==> flow/design.v <==
`timescale 1ns / 1ns  
module paddle_control(
    input clk,
    input en,
    input resetn,
    input [1:0] go,  
	 input [8:0] ball_x,
	 input [7:0] ball_y,
	 output reg [2:0] PADDLE_HIT,
    output reg draw,
	 output reg [8:0] current_state
    );
    reg [8:0] next_state; 
    localparam  BRICK_WIDTH = 8'd16,
					 BRICK_HEIGHT = 8'd8,
					 PADDLE_WIDTH= 8'd32,  
					 PADDLE_HEIGHT = 8'd2,
					 PADDLE_SIZE = 8'd32,
					 PADDLE_Y_POS = 9'd220;    
    always @(posedge clk)
    if(en) begin
		if(resetn) begin
         case (current_state)
					9'd8: current_state <= 2'd2 * go[0] + current_state;  
					9'd280: current_state <= current_state - (2'd2 * go[1]);  
            default: current_state <= (2'd2 * go[0]) - (2'd2 * go[1]) + current_state;  
         endcase
			if (go[0] || go[1]) draw <= 1'b1;
			else draw <= 1'b0;
		end
		if(resetn == 1'b0) begin
			draw <= 1'b1;
			current_state <= 9'd152;
		end
    end  
	 always@(posedge clk) if(en) begin
		PADDLE_HIT <= 0;
		if(ball_y >= PADDLE_Y_POS && ball_y <= PADDLE_Y_POS + 9'd3 && ball_x >= current_state && ball_x <= current_state + PADDLE_WIDTH)  
			PADDLE_HIT <= ((ball_x - current_state) / 9'd8) + 1'b1;
	 end
endmodule
`timescale 1ns / 1ns  
module ball_control(input clk, 
	input en,
	input reset,
	input [2:0] PADDLE_HIT,
	output reg [8:0] x,
	output reg [7:0] y,
	output reg BRICK_HIT,
	output reg [8:0] brick_x,
	output reg [7:0] brick_y
	);
	localparam LEFT_UP = 3'd0, UP_LEFT = 3'd1, UP_RIGHT = 3'd2, RIGHT_UP = 3'd3, LEFT_DOWN = 3'd4, DOWN_LEFT = 3'd5, DOWN_RIGHT = 3'd6, RIGHT_DOWN = 3'd7,
					LEFT_WALL_X = 9'd12,
					TOP_WALL_Y = 8'd20,
					RIGHT_WALL_X = 9'd320 - 9'd12,
					BRICK_WIDTH = 9'd32, BRICK_HEIGHT = 8'd4,
					BRICK_ONE_X = 9'd100, BRICK_ONE_Y = 8'd60,
					BRICK_TWO_X = 9'd150, BRICK_TWO_Y = 8'd60,
					BRICK_THREE_X = 9'd200, BRICK_THREE_Y = 8'd60;
	reg [8:0] d_x;
	reg [7:0] d_y;
	reg [2:0] current_direction;
	reg [1:0] WALL_HIT; 
	reg [2:0] status;  
	always @(posedge clk) if(en) begin
		case(current_direction)
			LEFT_UP: begin
				d_x <= -9'd2;
				d_y <= -8'd1;
			end
			UP_LEFT: begin
				d_x <= -9'd1;
				d_y <= -8'd2;
			end
			UP_RIGHT: begin
				d_x <= 9'd1;
				d_y <= -8'd2;
			end
			RIGHT_UP: begin
				d_x <= 9'd2;
				d_y <= -8'd1;
			end
			LEFT_DOWN: begin
				d_x <= -9'd2;
				d_y <= 8'd1;
			end
			DOWN_LEFT: begin
				d_x <= -9'd1;
				d_y <= 8'd2;
			end
			DOWN_RIGHT: begin
				d_x <= 9'd1;
				d_y <= 8'd2;
			end
			RIGHT_DOWN: begin
				d_x <= 9'd2;
				d_y <= 8'd1;
			end
		endcase
		if(!reset) begin
			x <= 9'd160;
			y <= 8'd218;
			current_direction <= UP_RIGHT; 
			d_x <= 9'd1;
			d_y <= -8'd2;
		end
		if(!reset) begin 
			status <= 3'b111;
			BRICK_HIT <= 1'b0;
		end
		BRICK_HIT <= 1'b0;
		if(y >= BRICK_ONE_Y && y <= (BRICK_ONE_Y + BRICK_HEIGHT) && x >= BRICK_ONE_X && x <= (BRICK_ONE_X + BRICK_WIDTH) && status[0] == 1'b1) begin
			BRICK_HIT <= 1'b1;
			brick_x <= BRICK_ONE_X; brick_y <= BRICK_ONE_Y;
			status[0] <= 1'b0;
			if(current_direction == LEFT_UP || current_direction == UP_LEFT || current_direction == RIGHT_UP || current_direction == UP_RIGHT)
				current_direction <= ((x - BRICK_ONE_X) / 9'd8) + 3'd4;
			else 
				current_direction <= (x - BRICK_ONE_X) / 9'd8;
		end
		if(y >= BRICK_TWO_Y && y <= (BRICK_TWO_Y + BRICK_HEIGHT) && x >= BRICK_TWO_X && x <= (BRICK_TWO_X + BRICK_WIDTH) && status[1] == 1'b1) begin
			BRICK_HIT <= 1'b1;
			brick_x <= BRICK_TWO_X; brick_y <= BRICK_TWO_Y;
			status[1] <= 1'b0;
			if(current_direction == LEFT_UP || current_direction == UP_LEFT || current_direction == RIGHT_UP || current_direction == UP_RIGHT)
				current_direction <= ((x - BRICK_TWO_X) / 9'd8) + 3'd4;
			else 
				current_direction <= (x - BRICK_TWO_X) / 9'd8;
		end
		if(y >= BRICK_THREE_Y && y <= (BRICK_THREE_Y + BRICK_HEIGHT) && x >= BRICK_THREE_X && x <= (BRICK_THREE_X + BRICK_WIDTH) && status[2] == 1'b1) begin
			BRICK_HIT <= 1'b1;
			brick_x <= BRICK_THREE_X; brick_y <= BRICK_THREE_Y;
			status[2] <= 1'b0;
			if(current_direction == LEFT_UP || current_direction == UP_LEFT || current_direction == RIGHT_UP || current_direction == UP_RIGHT)
				current_direction <= ((x - BRICK_THREE_X) / 9'd8) + 3'd4;
			else 
				current_direction <= (x - BRICK_THREE_X) / 9'd8;
		end
		if(reset && PADDLE_HIT !== 0) current_direction <= PADDLE_HIT - 3'b1;
		if(reset && WALL_HIT !== 0) begin
			case(WALL_HIT)
				2'd1: begin case(current_direction)
							LEFT_UP: begin current_direction <= RIGHT_UP;
											d_x <= 9'd2;
											d_y <= -8'd1;
										end
							UP_LEFT: begin current_direction <= UP_RIGHT;
											d_x <= 9'd1;
											d_y <= -8'd2;
										end
							LEFT_DOWN: begin current_direction <= RIGHT_DOWN;
												d_x <= 9'd2;
												d_y <= 8'd1;
											end
							DOWN_LEFT: begin current_direction <= DOWN_RIGHT;
												d_x <= 9'd1;
												d_y <= 8'd2;
											end
						endcase
					end
				2'd2: begin case(current_direction)
							LEFT_UP: begin current_direction <= LEFT_DOWN;
											d_x <= -9'd2;
											d_y <= 8'd1;
										end
							UP_LEFT: begin current_direction <= DOWN_LEFT;
											d_x <= -9'd1;
											d_y <= 8'd2;
										end
							RIGHT_UP: begin current_direction <= RIGHT_DOWN;
											d_x <= 9'd2;
											d_y <= 8'd1;
										end
							UP_RIGHT: begin current_direction <= DOWN_RIGHT;
												d_x <= 9'd1;
												d_y <= 8'd2;
										end
						endcase
					end
				2'd3: begin case(current_direction)
							RIGHT_UP: begin current_direction <= LEFT_UP;
											d_x <= -9'd2;
											d_y <= -8'd1;
										end
							UP_RIGHT: begin current_direction <= UP_LEFT;
											d_x <= -9'd1;
											d_y <= -8'd2;
										end
							RIGHT_DOWN: begin current_direction <= LEFT_DOWN;
												d_x <= -9'd2;
												d_y <= 8'd1;
										end
							DOWN_RIGHT: begin current_direction <= DOWN_LEFT;
												d_x <= -9'd2;
												d_y <= 8'd1;
										end
						endcase
					end
			endcase
		end
		if(reset) begin 
			x <= x + d_x;
			y <= y + d_y;
		end
		if(y >= 8'd235 && y <= 8'd240) begin
			d_x <= 1'b0;
			d_y <= 1'b0;
		end
	end
	always @(posedge clk) if(en) begin
		if(!reset) WALL_HIT <= 2'b0;
		else begin
			if(x <= LEFT_WALL_X) WALL_HIT <= 2'd1; 
			else begin
				if(y <= TOP_WALL_Y) WALL_HIT <= 2'd2;
				else begin
					if(x >= RIGHT_WALL_X) WALL_HIT <= 2'd3;
					else WALL_HIT <= 2'b0;
				end
			end
		end
	end
endmodule
`timescale 1ns / 1ns  
module new_draw(input clk,
	input reset,
	input [8:0] paddle_pos,
	input p_draw,
	input [8:0] ball_x,
	input [7:0] ball_y,
	input fps,
	input BRICK_HIT,
	input [8:0] brick_x,
	input [7:0] brick_y,
	output reg [8:0] x,
	output reg [7:0] y,
	output reg [2:0] color,
	output reg wren);
	reg [30:0] current_state, next_state;	
	reg [8:0] current_paddle;
	reg [8:0] current_ball_x;
	reg [7:0] current_ball_y;
	reg [3:0] current_brick;
	reg paddle_draw;
	reg ball_draw;
	reg brick_hit;
	reg [15:0] wall_draw_progress;
	reg [6:0] paddle_draw_progress;
	reg [31:0] reset_progress;
	reg [8:0] brick_draw_progress;
	localparam  PADDLE_SIZE = 8'd64,
					INIT = 32'd0,
					LEFT_WALL_FINISHED = INIT + 32'd1920,
					TOP_WALL_FINISHED = LEFT_WALL_FINISHED + 32'd2560,
					RIGHT_WALL_FINISHED = TOP_WALL_FINISHED + 32'd1920,
					DRAW_BRICKS = RIGHT_WALL_FINISHED + 1,
					BRICKS_FINISHED = DRAW_BRICKS + 32'd128,
					WAIT = BRICKS_FINISHED + 1'd1,
					PADDLE_ERASE_START = WAIT + 1'd1,
					PADDLE_DRAW_START = PADDLE_ERASE_START + PADDLE_SIZE + 1'd1,
					PADDLE_CYCLE_END = PADDLE_DRAW_START + PADDLE_SIZE + 1'd1,
					BALL_ERASE = PADDLE_CYCLE_END + 1,
					BALL_DRAW = BALL_ERASE + 2'd2,
					BALL_CYCLE_END = BALL_DRAW + 2'd2,
					RESET_START = BRICK_ERASE_END + 1'b1,
					RESET_END = RESET_START + 32'd76800,
					BRICK_ERASE_START = BALL_CYCLE_END + 1'b1,
					BRICK_ERASE_END = BRICK_ERASE_START + 8'd128;
	always @(posedge clk) begin
		case (current_state)
			WAIT: next_state <= ball_draw ? BALL_ERASE : (paddle_draw ? PADDLE_ERASE_START: WAIT);  
			PADDLE_CYCLE_END: next_state <= (ball_draw ? BALL_ERASE : WAIT);
			BALL_CYCLE_END: next_state <= (brick_hit ? BRICK_ERASE_START : WAIT);
			BRICKS_FINISHED: begin
				if(current_brick < 3'd3) next_state <= DRAW_BRICKS;
				else next_state <= WAIT;
			end
			BRICK_ERASE_END: next_state <= (paddle_draw ? PADDLE_ERASE_START : WAIT);
			RESET_END: next_state <= INIT;
			default: next_state <= current_state + 1'd1;
		endcase			
		if(!reset) begin
			current_state <= INIT;
		end
		else current_state <= next_state;
	end
	always @(posedge clk) begin
		if(fps) ball_draw <= 1'b1;
		if(BRICK_HIT) brick_hit <= 1'b1;
		if(!reset) begin 
			brick_hit <= 1'b0;
			current_brick <= 3'b0;
		end
		case (current_state)
			INIT: begin 
				wall_draw_progress <= 16'd0;
				wren <= 1'b1;
			end	
			LEFT_WALL_FINISHED: begin
				wall_draw_progress <= 16'd0;
			end
			TOP_WALL_FINISHED: begin
				wall_draw_progress <= 16'd0;
			end
			WAIT: begin
				paddle_draw <= p_draw;
				wren <= 1'b0;
			end
			PADDLE_ERASE_START: begin 
				wren <= 1'b1;
				paddle_draw_progress <= 6'd0;
			end
			PADDLE_DRAW_START: begin
				paddle_draw_progress <= 6'd0;
				current_paddle <= paddle_pos;
			end
			PADDLE_CYCLE_END: paddle_draw <= 1'b0;
			BALL_ERASE: wren <= 1'b1;
			BALL_DRAW: begin
				current_ball_x <= ball_x;
				current_ball_y <= ball_y;
			end
			BALL_CYCLE_END: ball_draw <= 1'b0;
			RESET_START: begin 
				wren <= 1'b1;
				reset_progress <= 32'd0;
				y <= 8'd8;
			end
			DRAW_BRICKS: begin 
				wren <= 1'b1;
				brick_draw_progress <= 9'd0;
				current_brick <= current_brick + 1'b1;
			end
			BRICKS_FINISHED: wren <= 1'b0;
			BRICK_ERASE_START: brick_draw_progress <= 9'd0;
			BRICK_ERASE_END: brick_hit <= 1'b0;
			default: begin
				if(INIT < current_state && current_state < LEFT_WALL_FINISHED) begin
					color <= 3'b100;
					x <= wall_draw_progress % 4'd8;
					y <= wall_draw_progress / 4'd8;
				end
				if(LEFT_WALL_FINISHED < current_state && current_state < TOP_WALL_FINISHED) begin
					color <= 3'b100;
					x <= wall_draw_progress % 9'd320;
					y <= wall_draw_progress / 9'd320;
				end
				if(TOP_WALL_FINISHED < current_state && current_state < RIGHT_WALL_FINISHED) begin
					color <= 3'b100;
					x <= 9'd320 - (wall_draw_progress % 4'd8);
					y <= wall_draw_progress / 4'd8;
				end
				if(PADDLE_ERASE_START < current_state && current_state < PADDLE_DRAW_START) begin
					color <= 3'b000;
					x <= current_paddle + (paddle_draw_progress % 6'd32);
					y <= 9'd220 + (paddle_draw_progress / 6'd32);
				end
				if(PADDLE_DRAW_START < current_state && current_state < PADDLE_CYCLE_END) begin
					color <= 3'b001;
					x <= current_paddle + (paddle_draw_progress % 6'd32);
					y <= 9'd220 + (paddle_draw_progress / 6'd32);
				end
				if(BALL_ERASE < current_state && current_state < BALL_DRAW) begin
					color <= 3'b000;
					x <= current_ball_x;
					y <= current_ball_y;
				end
				if(BALL_DRAW < current_state && current_state < BALL_CYCLE_END) begin
					color <= 3'b010;
					x <= current_ball_x;
					y <= current_ball_y;
				end
				if(RESET_START < current_state && current_state < RESET_END) begin
					color<= 3'b000;
					x <= reset_progress % 9'd320;
					y <= reset_progress / 9'd320;
				end
				if(DRAW_BRICKS < current_state && current_state < BRICKS_FINISHED && current_brick == 4'd1) begin
					color <= 3'b110;
					x <= 9'd100 + (brick_draw_progress % 9'd32);
					y <= 8'd60 + (brick_draw_progress / 8'd32);
				end
				if(DRAW_BRICKS < current_state && current_state < BRICKS_FINISHED && current_brick == 4'd2) begin
					color <= 3'b110;
					x <= 9'd150 + (brick_draw_progress % 9'd32);
					y <= 8'd60 + (brick_draw_progress / 8'd32);
				end
				if(DRAW_BRICKS < current_state && current_state < BRICKS_FINISHED && current_brick == 4'd3) begin
					color <= 3'b110;
					x <= 9'd200 + (brick_draw_progress % 9'd32);
					y <= 8'd60 + (brick_draw_progress / 8'd32);
				end
				if(BRICK_ERASE_START < current_state && current_state < BRICK_ERASE_END) begin
					wren <= 1'b1;
					color <= 3'b000;
					x <= brick_x + (brick_draw_progress % 9'd32);
					y <= brick_y + (brick_draw_progress / 8'd32);
				end
				wall_draw_progress <= wall_draw_progress + 1'b1;
				paddle_draw_progress <= paddle_draw_progress + 1'b1;
				reset_progress <= reset_progress + 1'b1;
				brick_draw_progress <= brick_draw_progress + 1'b1;
			end
		endcase
		if(!reset) begin
			x <= 9'd0;
			y <= 8'd0;
			color <= 3'b000;
			paddle_draw <= 1'b0;
			current_paddle <= 9'd152;
			current_ball_x <= 9'd160;
			current_ball_y <= 8'd218;
		end
	end
endmodule
`timescale 1ns / 1ns  
module breakout
	(
		input         clk,
		input         resetn,        
		input  [1:0]  go,            
		input         paddle_tick,   
		input         ball_tick,     
		output [8:0]  x,
		output [7:0]  y,
		output [2:0]  colour,
		output        plot
	);
	 wire draw_paddle;
	 wire[8:0] paddle_pos;
	 wire[8:0] ball_x; wire [7:0] ball_y;
	 wire[2:0] BALL_HIT;
	 wire BRICK_HIT;
	 wire [8:0] brick_x;
	 wire [7:0] brick_y;
	 wire fps_clock = paddle_tick | ~resetn;
	 wire thirty_clock = ball_tick | ~resetn;
	paddle_control PC(.clk(clk), .en(fps_clock), .resetn(resetn), .go(go), .ball_x(ball_x), .ball_y(ball_y), .draw(draw_paddle), .current_state(paddle_pos), .PADDLE_HIT(BALL_HIT));
	ball_control BC(.clk(clk), .en(thirty_clock), .reset(resetn), .x(ball_x), .y(ball_y), .PADDLE_HIT(BALL_HIT), .BRICK_HIT(BRICK_HIT), .brick_x(brick_x), .brick_y(brick_y));
	new_draw ND(.clk(clk), .reset(resetn), .paddle_pos(paddle_pos), .p_draw(draw_paddle), .ball_x(ball_x), .ball_y(ball_y), .x(x), .y(y), .color(colour), .wren(plot), .fps(thirty_clock), .BRICK_HIT(BRICK_HIT), .brick_x(brick_x), .brick_y(brick_y));
endmodule
# From RTL to reports: breakout
# What the tools print for breakout, step after step.
# Line numbers count from 1 in the design file above.
# Library cell names are shortened.
# Not given: --
# inputs
top,breakout
clk_port,clk
cell_library,sky130hd
lib_corner,tt_025C_1v80

# Elaborated design
# Yosys after proc, flatten, opt, wreduce and memory -nomap, before mapping. Print and check cells are not counted. Equal cells are merged and count once.
# Yosys's memory passes give these memory sizes; they may raise the number of words (mostly to a power of two), join words into wider ones and drop unused or constant bits.
# op_classes
n_div,4
bitwise,6
cmp,38
n_reduce_logical,67
n_addsub,30
muxes,87
eq_ne,36
# op_table
cell,n
equality test 31 x 13 -> 1 bit (second input constant),13
divider 32 x 9 -> 32 bit (second input constant),1
modulo 32 x 9 -> 32 bit (second input constant),1
< comparator 13 x 31 -> 1 bit (first input constant),8
< comparator 31 x 13 -> 1 bit (second input constant),8
parallel mux 31 bit (select 6 bit),1
divider 16 x 9 -> 16 bit (second input constant),1
modulo 16 x 9 -> 16 bit (second input constant),1
2-to-1 mux 8 bit,16
2-to-1 mux 9 bit,14
parallel mux 9 bit (select 2 bit),4
2-to-1 mux 3 bit,22
parallel mux 32 bit (select 2 bit),1
parallel mux 8 bit (select 3 bit),2
parallel mux 9 bit (select 4 bit),1
parallel mux 3 bit (select 4 bit),3
adder 32 x 1 -> 32 bit (second input constant),1
parallel mux 16 bit (select 2 bit),1
parallel mux 8 bit (select 4 bit),1
parallel mux 8 bit (select 2 bit),2
< comparator 1 x 31 -> 1 bit (first input constant),1
< comparator 11 x 31 -> 1 bit (first input constant),1
adder 31 x 1 -> 31 bit (second input constant),1
< comparator 31 x 11 -> 1 bit (second input constant),1
equality test 31 x 11 -> 1 bit (second input constant),1
< comparator 31 x 17 -> 1 bit (second input constant),1
equality test 31 x 17 -> 1 bit (second input constant),1
zero test 31 bit,1
# Other operator kinds: 77; their cells: 158.
# word_totals
mem_count,1
rom_bits,136
register_bits,243
clocked_rd_ports_x_width,17
output_inout_bits,21
# memory_table
name,size,word_bits,read_ports,write_ports,line,text
(name not given),8,17,1,0,67,case(current_direction)

# Depth
# Yosys ltp: most cells in a row. Word level: on the elaborated netlist, between registers, memories and ports. Mapped: between sequential cells and ports; inverters and the memories' decode and read muxes count.
# logic_depth
ltp_word,15
abc_area,0
mapped_depth,35
mapped_depth_nobuf,28

# Netlist
# Yosys stat after the flow's synthesis: flattened, memories mapped to cells. It holds for the ABC_AREA given above (unset counts as 0); a run with the other value may have another netlist.
# The area totals of this step are shown rounded.
# synth_totals
flip_flops,236
buffers,120
stdcells,2193
synth_area_um2,17800
# types
cell_type,n,area_total_um2
edfxtp_1,117,3513.37
dfxtp_1,119,2.38E+03
ha_1,79,988.448
nor2_1,260,975.936
nand2_1,248,930.893
xnor2_1,79,691.914
a21oi_1,118,590.566
nand3_1,106,530.509
xor2_1,58,507.987
o21ai_0,99,495.475
and2_1,55,344.08
clkbuf_1,90,337.824
mux2i_1,33,330.317
nor3_1,59,295.283
inv_1,77,289.027
nand4_1,37,231.472
and3_1,36,225.216
a31oi_1,31,193.936
# Other cell types: 94; their cells: 492.
# By module: a second synthesis without flattening, with its own total; a netlist apart from the flattened one above.
# hier_totals
cells_unflattened,2498
area_unflattened_um2,20200
# Rows give one instance, submodules left out.
# by_module
mod,mod_seq_area_um2,instances,cells,mod_area_um2
new_draw,4290,1,1966,15300
ball_control,1260,1,386,3550
paddle_control,360,1,144,1330
breakout,0.0,1,2,12.5

# Worst setup path after synthesis
# Source: OpenSTA report_checks on the synthesized netlist (no wires, ideal clock, input and output delay 20% of the period each), path of least setup slack; recovery checks are left aside. Register names are those of the netlist, which keeps one name where synthesis merged equal registers.
# synth_timing
path_type,register to register
from,register ND.reset_progress[27]
to,register ND.x[8]
t_required_ns,19.860
path_slack_ns,13.049
t_arrival_ns,6.811
delay_ns,6.951
clock_period_ns,20.0
driving_pins,33
synth_period_reached_ns,6.951
# "delay_ns" = arrival - input delay + setup time.
# "driving_pins": output pins that drive a net of the path, with the launching flip-flop's if there is one; two outputs of one cell count as two.
# "synth_period_reached_ns" is the clock period less the worst setup slack; recovery checks do not enter. This is arithmetic on one report: input and output delays are still those of the set period (20% each).
# Between the ends stands the longest chain of elaborated cells between them, by number of cells; it is not shown to be the way that was timed. Of several equally long chains one is given.
# A line is the first line of the expression or statement that the cell stems from. Yosys adds cells for indexed reads and writes and turns some case tables into memories.
# At most two assigning lines are given for a register; there are more.
# synth_between
cell_sequence,edfxtp_1 buf_4 nor2_1 o22ai_2 a21oi_4 nand2_2 or4_4 buf_6 a311oi_2 xnor2_1 nor4b_1 a21oi_1 o21a_1 buf_2 and4_1 a211oi_2 o211ai_2 o2bb2ai_1 buf_4 and3_1 o22a_1 nor4_4 nand3_1 nor3b_2 o22ai_4 buf_2 a21oi_1 a211oi_2 buf_2 o32ai_1 a221o_1 a31oi_1 a21oi_1
elab_chain_len,6
# synth_lines
item,line,text
start: declaration,250,reg [31:0] reset_progress;
start: assignment,327,reset_progress <= 32'd0;
start: assignment,402,reset_progress <= reset_progress + 1'b1;
modulo 32 x 9 -> 32 bit,376,x <= reset_progress % 9'd320;
2-to-1 mux 9 bit,374,if(RESET_START < current_state && current_state < RESET_END) begin
2-to-1 mux 9 bit,379,if(DRAW_BRICKS < current_state && current_state < BRICKS_FINISHED && current_brick == 4'd1) begin
2-to-1 mux 9 bit,384,if(DRAW_BRICKS < current_state && current_state < BRICKS_FINISHED && current_brick == 4'd2) begin
2-to-1 mux 9 bit,389,if(DRAW_BRICKS < current_state && current_state < BRICKS_FINISHED && current_brick == 4'd3) begin
2-to-1 mux 9 bit,394,if(BRICK_ERASE_START < current_state && current_state < BRICK_ERASE_END) begin
end: assignment,391,x <= 9'd200 + (brick_draw_progress % 9'd32);
end: assignment,397,x <= brick_x + (brick_draw_progress % 9'd32);
end: declaration,236,"output reg [8:0] x,"

# Worst path after layout
# From the final timing report of flow run A: the path of least setup slack in the routed layout; clock arrival at registers is part of the times.
# layout_timing
path_type,register to register
from,register ND.reset_progress[28]
to,register ND.x[6]
clock_period_ns,9.36
t_arrival_ns,8.21
t_required_ns,9.82
driving_pins,35
path_slack_ns,1.62
# Between the ends stands the longest chain of elaborated cells between them, by number of cells; it is not shown to be the way that was timed. Of several equally long chains one is given.
# At most two assigning lines are given for a register; there are more.
# layout_between
cell_sequence,edfxtp_1 buf_6 or4b_4 a31oi_4 a211oi_4 nor2_4 or4_4 buf_6 a311o_1 nand2_2 a211oi_2 o21a_2 buf_6 nor2_4 nor2_4 a221oi_4 o211ai_4 buf_12 o2bb2ai_4 or4_1 o211ai_1 nor4_4 buf_4 o31ai_2 a31oi_4 o22ai_2 o32ai_1 o21ai_1 o2111a_2 buf_4 buf_4 nor2_1 o21a_1 o311a_1 a311oi_2
elab_chain_len,6
# layout_lines
item,line,text
start: declaration,250,reg [31:0] reset_progress;
start: assignment,327,reset_progress <= 32'd0;
start: assignment,402,reset_progress <= reset_progress + 1'b1;
modulo 32 x 9 -> 32 bit,376,x <= reset_progress % 9'd320;
2-to-1 mux 9 bit,374,if(RESET_START < current_state && current_state < RESET_END) begin
2-to-1 mux 9 bit,379,if(DRAW_BRICKS < current_state && current_state < BRICKS_FINISHED && current_brick == 4'd1) begin
2-to-1 mux 9 bit,384,if(DRAW_BRICKS < current_state && current_state < BRICKS_FINISHED && current_brick == 4'd2) begin
2-to-1 mux 9 bit,389,if(DRAW_BRICKS < current_state && current_state < BRICKS_FINISHED && current_brick == 4'd3) begin
2-to-1 mux 9 bit,394,if(BRICK_ERASE_START < current_state && current_state < BRICK_ERASE_END) begin
end: assignment,391,x <= 9'd200 + (brick_draw_progress % 9'd32);
end: assignment,397,x <= brick_x + (brick_draw_progress % 9'd32);
end: declaration,236,"output reg [8:0] x,"

Subject: flow runs of breakout

Hi,

Design breakout on sky130hd. What follows are 3 stored runs of the flow, each under its own settings; their order means nothing. The constraints put input and output delay at 20% of the set period each and load the outputs with 0.01 pF.
"clock_period_reached_ns": clock period set for the run, less the worst setup slack. It is reckoned from that one timing run; input and output delays stay at 20% of the period that was set.
"critical_path_time_ns" is the time allowed to the run's worst setup path (the clock period less input and output delay, where it has them) less its slack. Clock arrival times count: a late capture clock shortens it, a late launch clock lengthens it.
Values from the reports are rounded here.

Flow run A, flow files:
==> flow/run.sh <==
#!/bin/bash
# the make line also repeats the synthesis and layout settings of config.mk as NAME=value (left out here)
make -C /OpenROAD-flow-scripts/flow DESIGN_CONFIG=/design/flow/config.mk WORK_HOME=/design/flow/orfs CLKGATE_MAP_FILE= finish
==> flow/config.mk <==
export PLATFORM = sky130hd
export DESIGN_NAME = breakout
export DESIGN_NICKNAME = breakout
export VERILOG_FILES = /design/flow/design.v
export SDC_FILE = /design/flow/constraint.sdc
export NUM_CORES = 4
export LEC_CHECK = 0
export CAP_MARGIN = 20
export CORE_MARGIN = 2
export CORE_UTILIZATION = 40
export SETUP_SLACK_MARGIN = 1.55
export SLEW_MARGIN = 20
==> flow/constraint.sdc <==
create_clock -name core_clock -period 9.36 [get_ports {clk}]
set_input_delay 1.8720 -clock core_clock [delete_from_list [all_inputs] [get_ports {clk}]]
set_output_delay 1.8720 -clock core_clock [all_outputs]
set_load 0.01 [all_outputs]

==> results of flow run A, as CSV <==
result,value
synthesis_area_um2,17800
dieArea_um2,46200
finalCellArea_um2,21100
worst_setup_slack_ns,1.62
tns_setup_ns,0.000
fin_hold_ws_ns,0.430
clock_period_reached_ns,7.744
critical_path_time_ns,7.74
worst_path_kind,"register to register"

Flow run B, flow files:
==> flow/run.sh <==
#!/bin/bash
# the make line also repeats the synthesis and layout settings of config.mk as NAME=value (left out here)
make -C /OpenROAD-flow-scripts/flow DESIGN_CONFIG=/design/flow/config.mk WORK_HOME=/design/flow/orfs CLKGATE_MAP_FILE= finish
==> flow/config.mk <==
export PLATFORM = sky130hd
export DESIGN_NAME = breakout
export DESIGN_NICKNAME = breakout
export VERILOG_FILES = /design/flow/design.v
export SDC_FILE = /design/flow/constraint.sdc
export NUM_CORES = 4
export LEC_CHECK = 0
export CAP_MARGIN = 20
export CORE_MARGIN = 2
export CORE_UTILIZATION = 40
export HOLD_SLACK_MARGIN = -0.1
export PLACE_DENSITY_LB_ADDON = 0.08
export SLEW_MARGIN = 20
==> flow/constraint.sdc <==
create_clock -name core_clock -period 20.0 [get_ports {clk}]
set_input_delay 4.0000 -clock core_clock [delete_from_list [all_inputs] [get_ports {clk}]]
set_output_delay 4.0000 -clock core_clock [all_outputs]
set_load 0.01 [all_outputs]

==> results of flow run B, as CSV <==
result,value
synthesis_area_um2,17800
dieArea_um2,46200
finalCellArea_um2,19400
worst_setup_slack_ns,10.8
tns_setup_ns,0.000
fin_hold_ws_ns,0.423
clock_period_reached_ns,9.156
critical_path_time_ns,9.16
worst_path_kind,"register to register"

Flow run C, flow files:
==> flow/run.sh <==
#!/bin/bash
# the make line also repeats the synthesis and layout settings of config.mk as NAME=value (left out here)
make -C /OpenROAD-flow-scripts/flow DESIGN_CONFIG=/design/flow/config.mk WORK_HOME=/design/flow/orfs CLKGATE_MAP_FILE= finish
==> flow/config.mk <==
export PLATFORM = sky130hd
export DESIGN_NAME = breakout
export DESIGN_NICKNAME = breakout
export VERILOG_FILES = /design/flow/design.v
export SDC_FILE = /design/flow/constraint.sdc
export NUM_CORES = 4
export LEC_CHECK = 0
export CAP_MARGIN = 20
export CELL_PAD_IN_SITES_DETAIL_PLACEMENT = 0
export CORE_MARGIN = 2
export CORE_UTILIZATION = 40
export CTS_CLUSTER_DIAMETER = 138
export GPL_ROUTABILITY_DRIVEN = 0
export HOLD_SLACK_MARGIN = -0.1
export MAX_ROUTING_LAYER = met4
export MIN_ROUTING_LAYER = met1
export PLACE_DENSITY_LB_ADDON = 0.08
export SETUP_SLACK_MARGIN = 1.41
export SLEW_MARGIN = 40
==> flow/constraint.sdc <==
create_clock -name core_clock -period 5.28 [get_ports {clk}]
set_input_delay 1.0560 -clock core_clock [delete_from_list [all_inputs] [get_ports {clk}]]
set_output_delay 1.0560 -clock core_clock [all_outputs]
set_load 0.01 [all_outputs]

==> results of flow run C, as CSV <==
result,value
synthesis_area_um2,17800
dieArea_um2,46200
finalCellArea_um2,23500
worst_setup_slack_ns,-2.18
tns_setup_ns,-18.4
fin_hold_ws_ns,0.415
clock_period_reached_ns,7.464
critical_path_time_ns,7.46
worst_path_kind,"register to register"

Regards
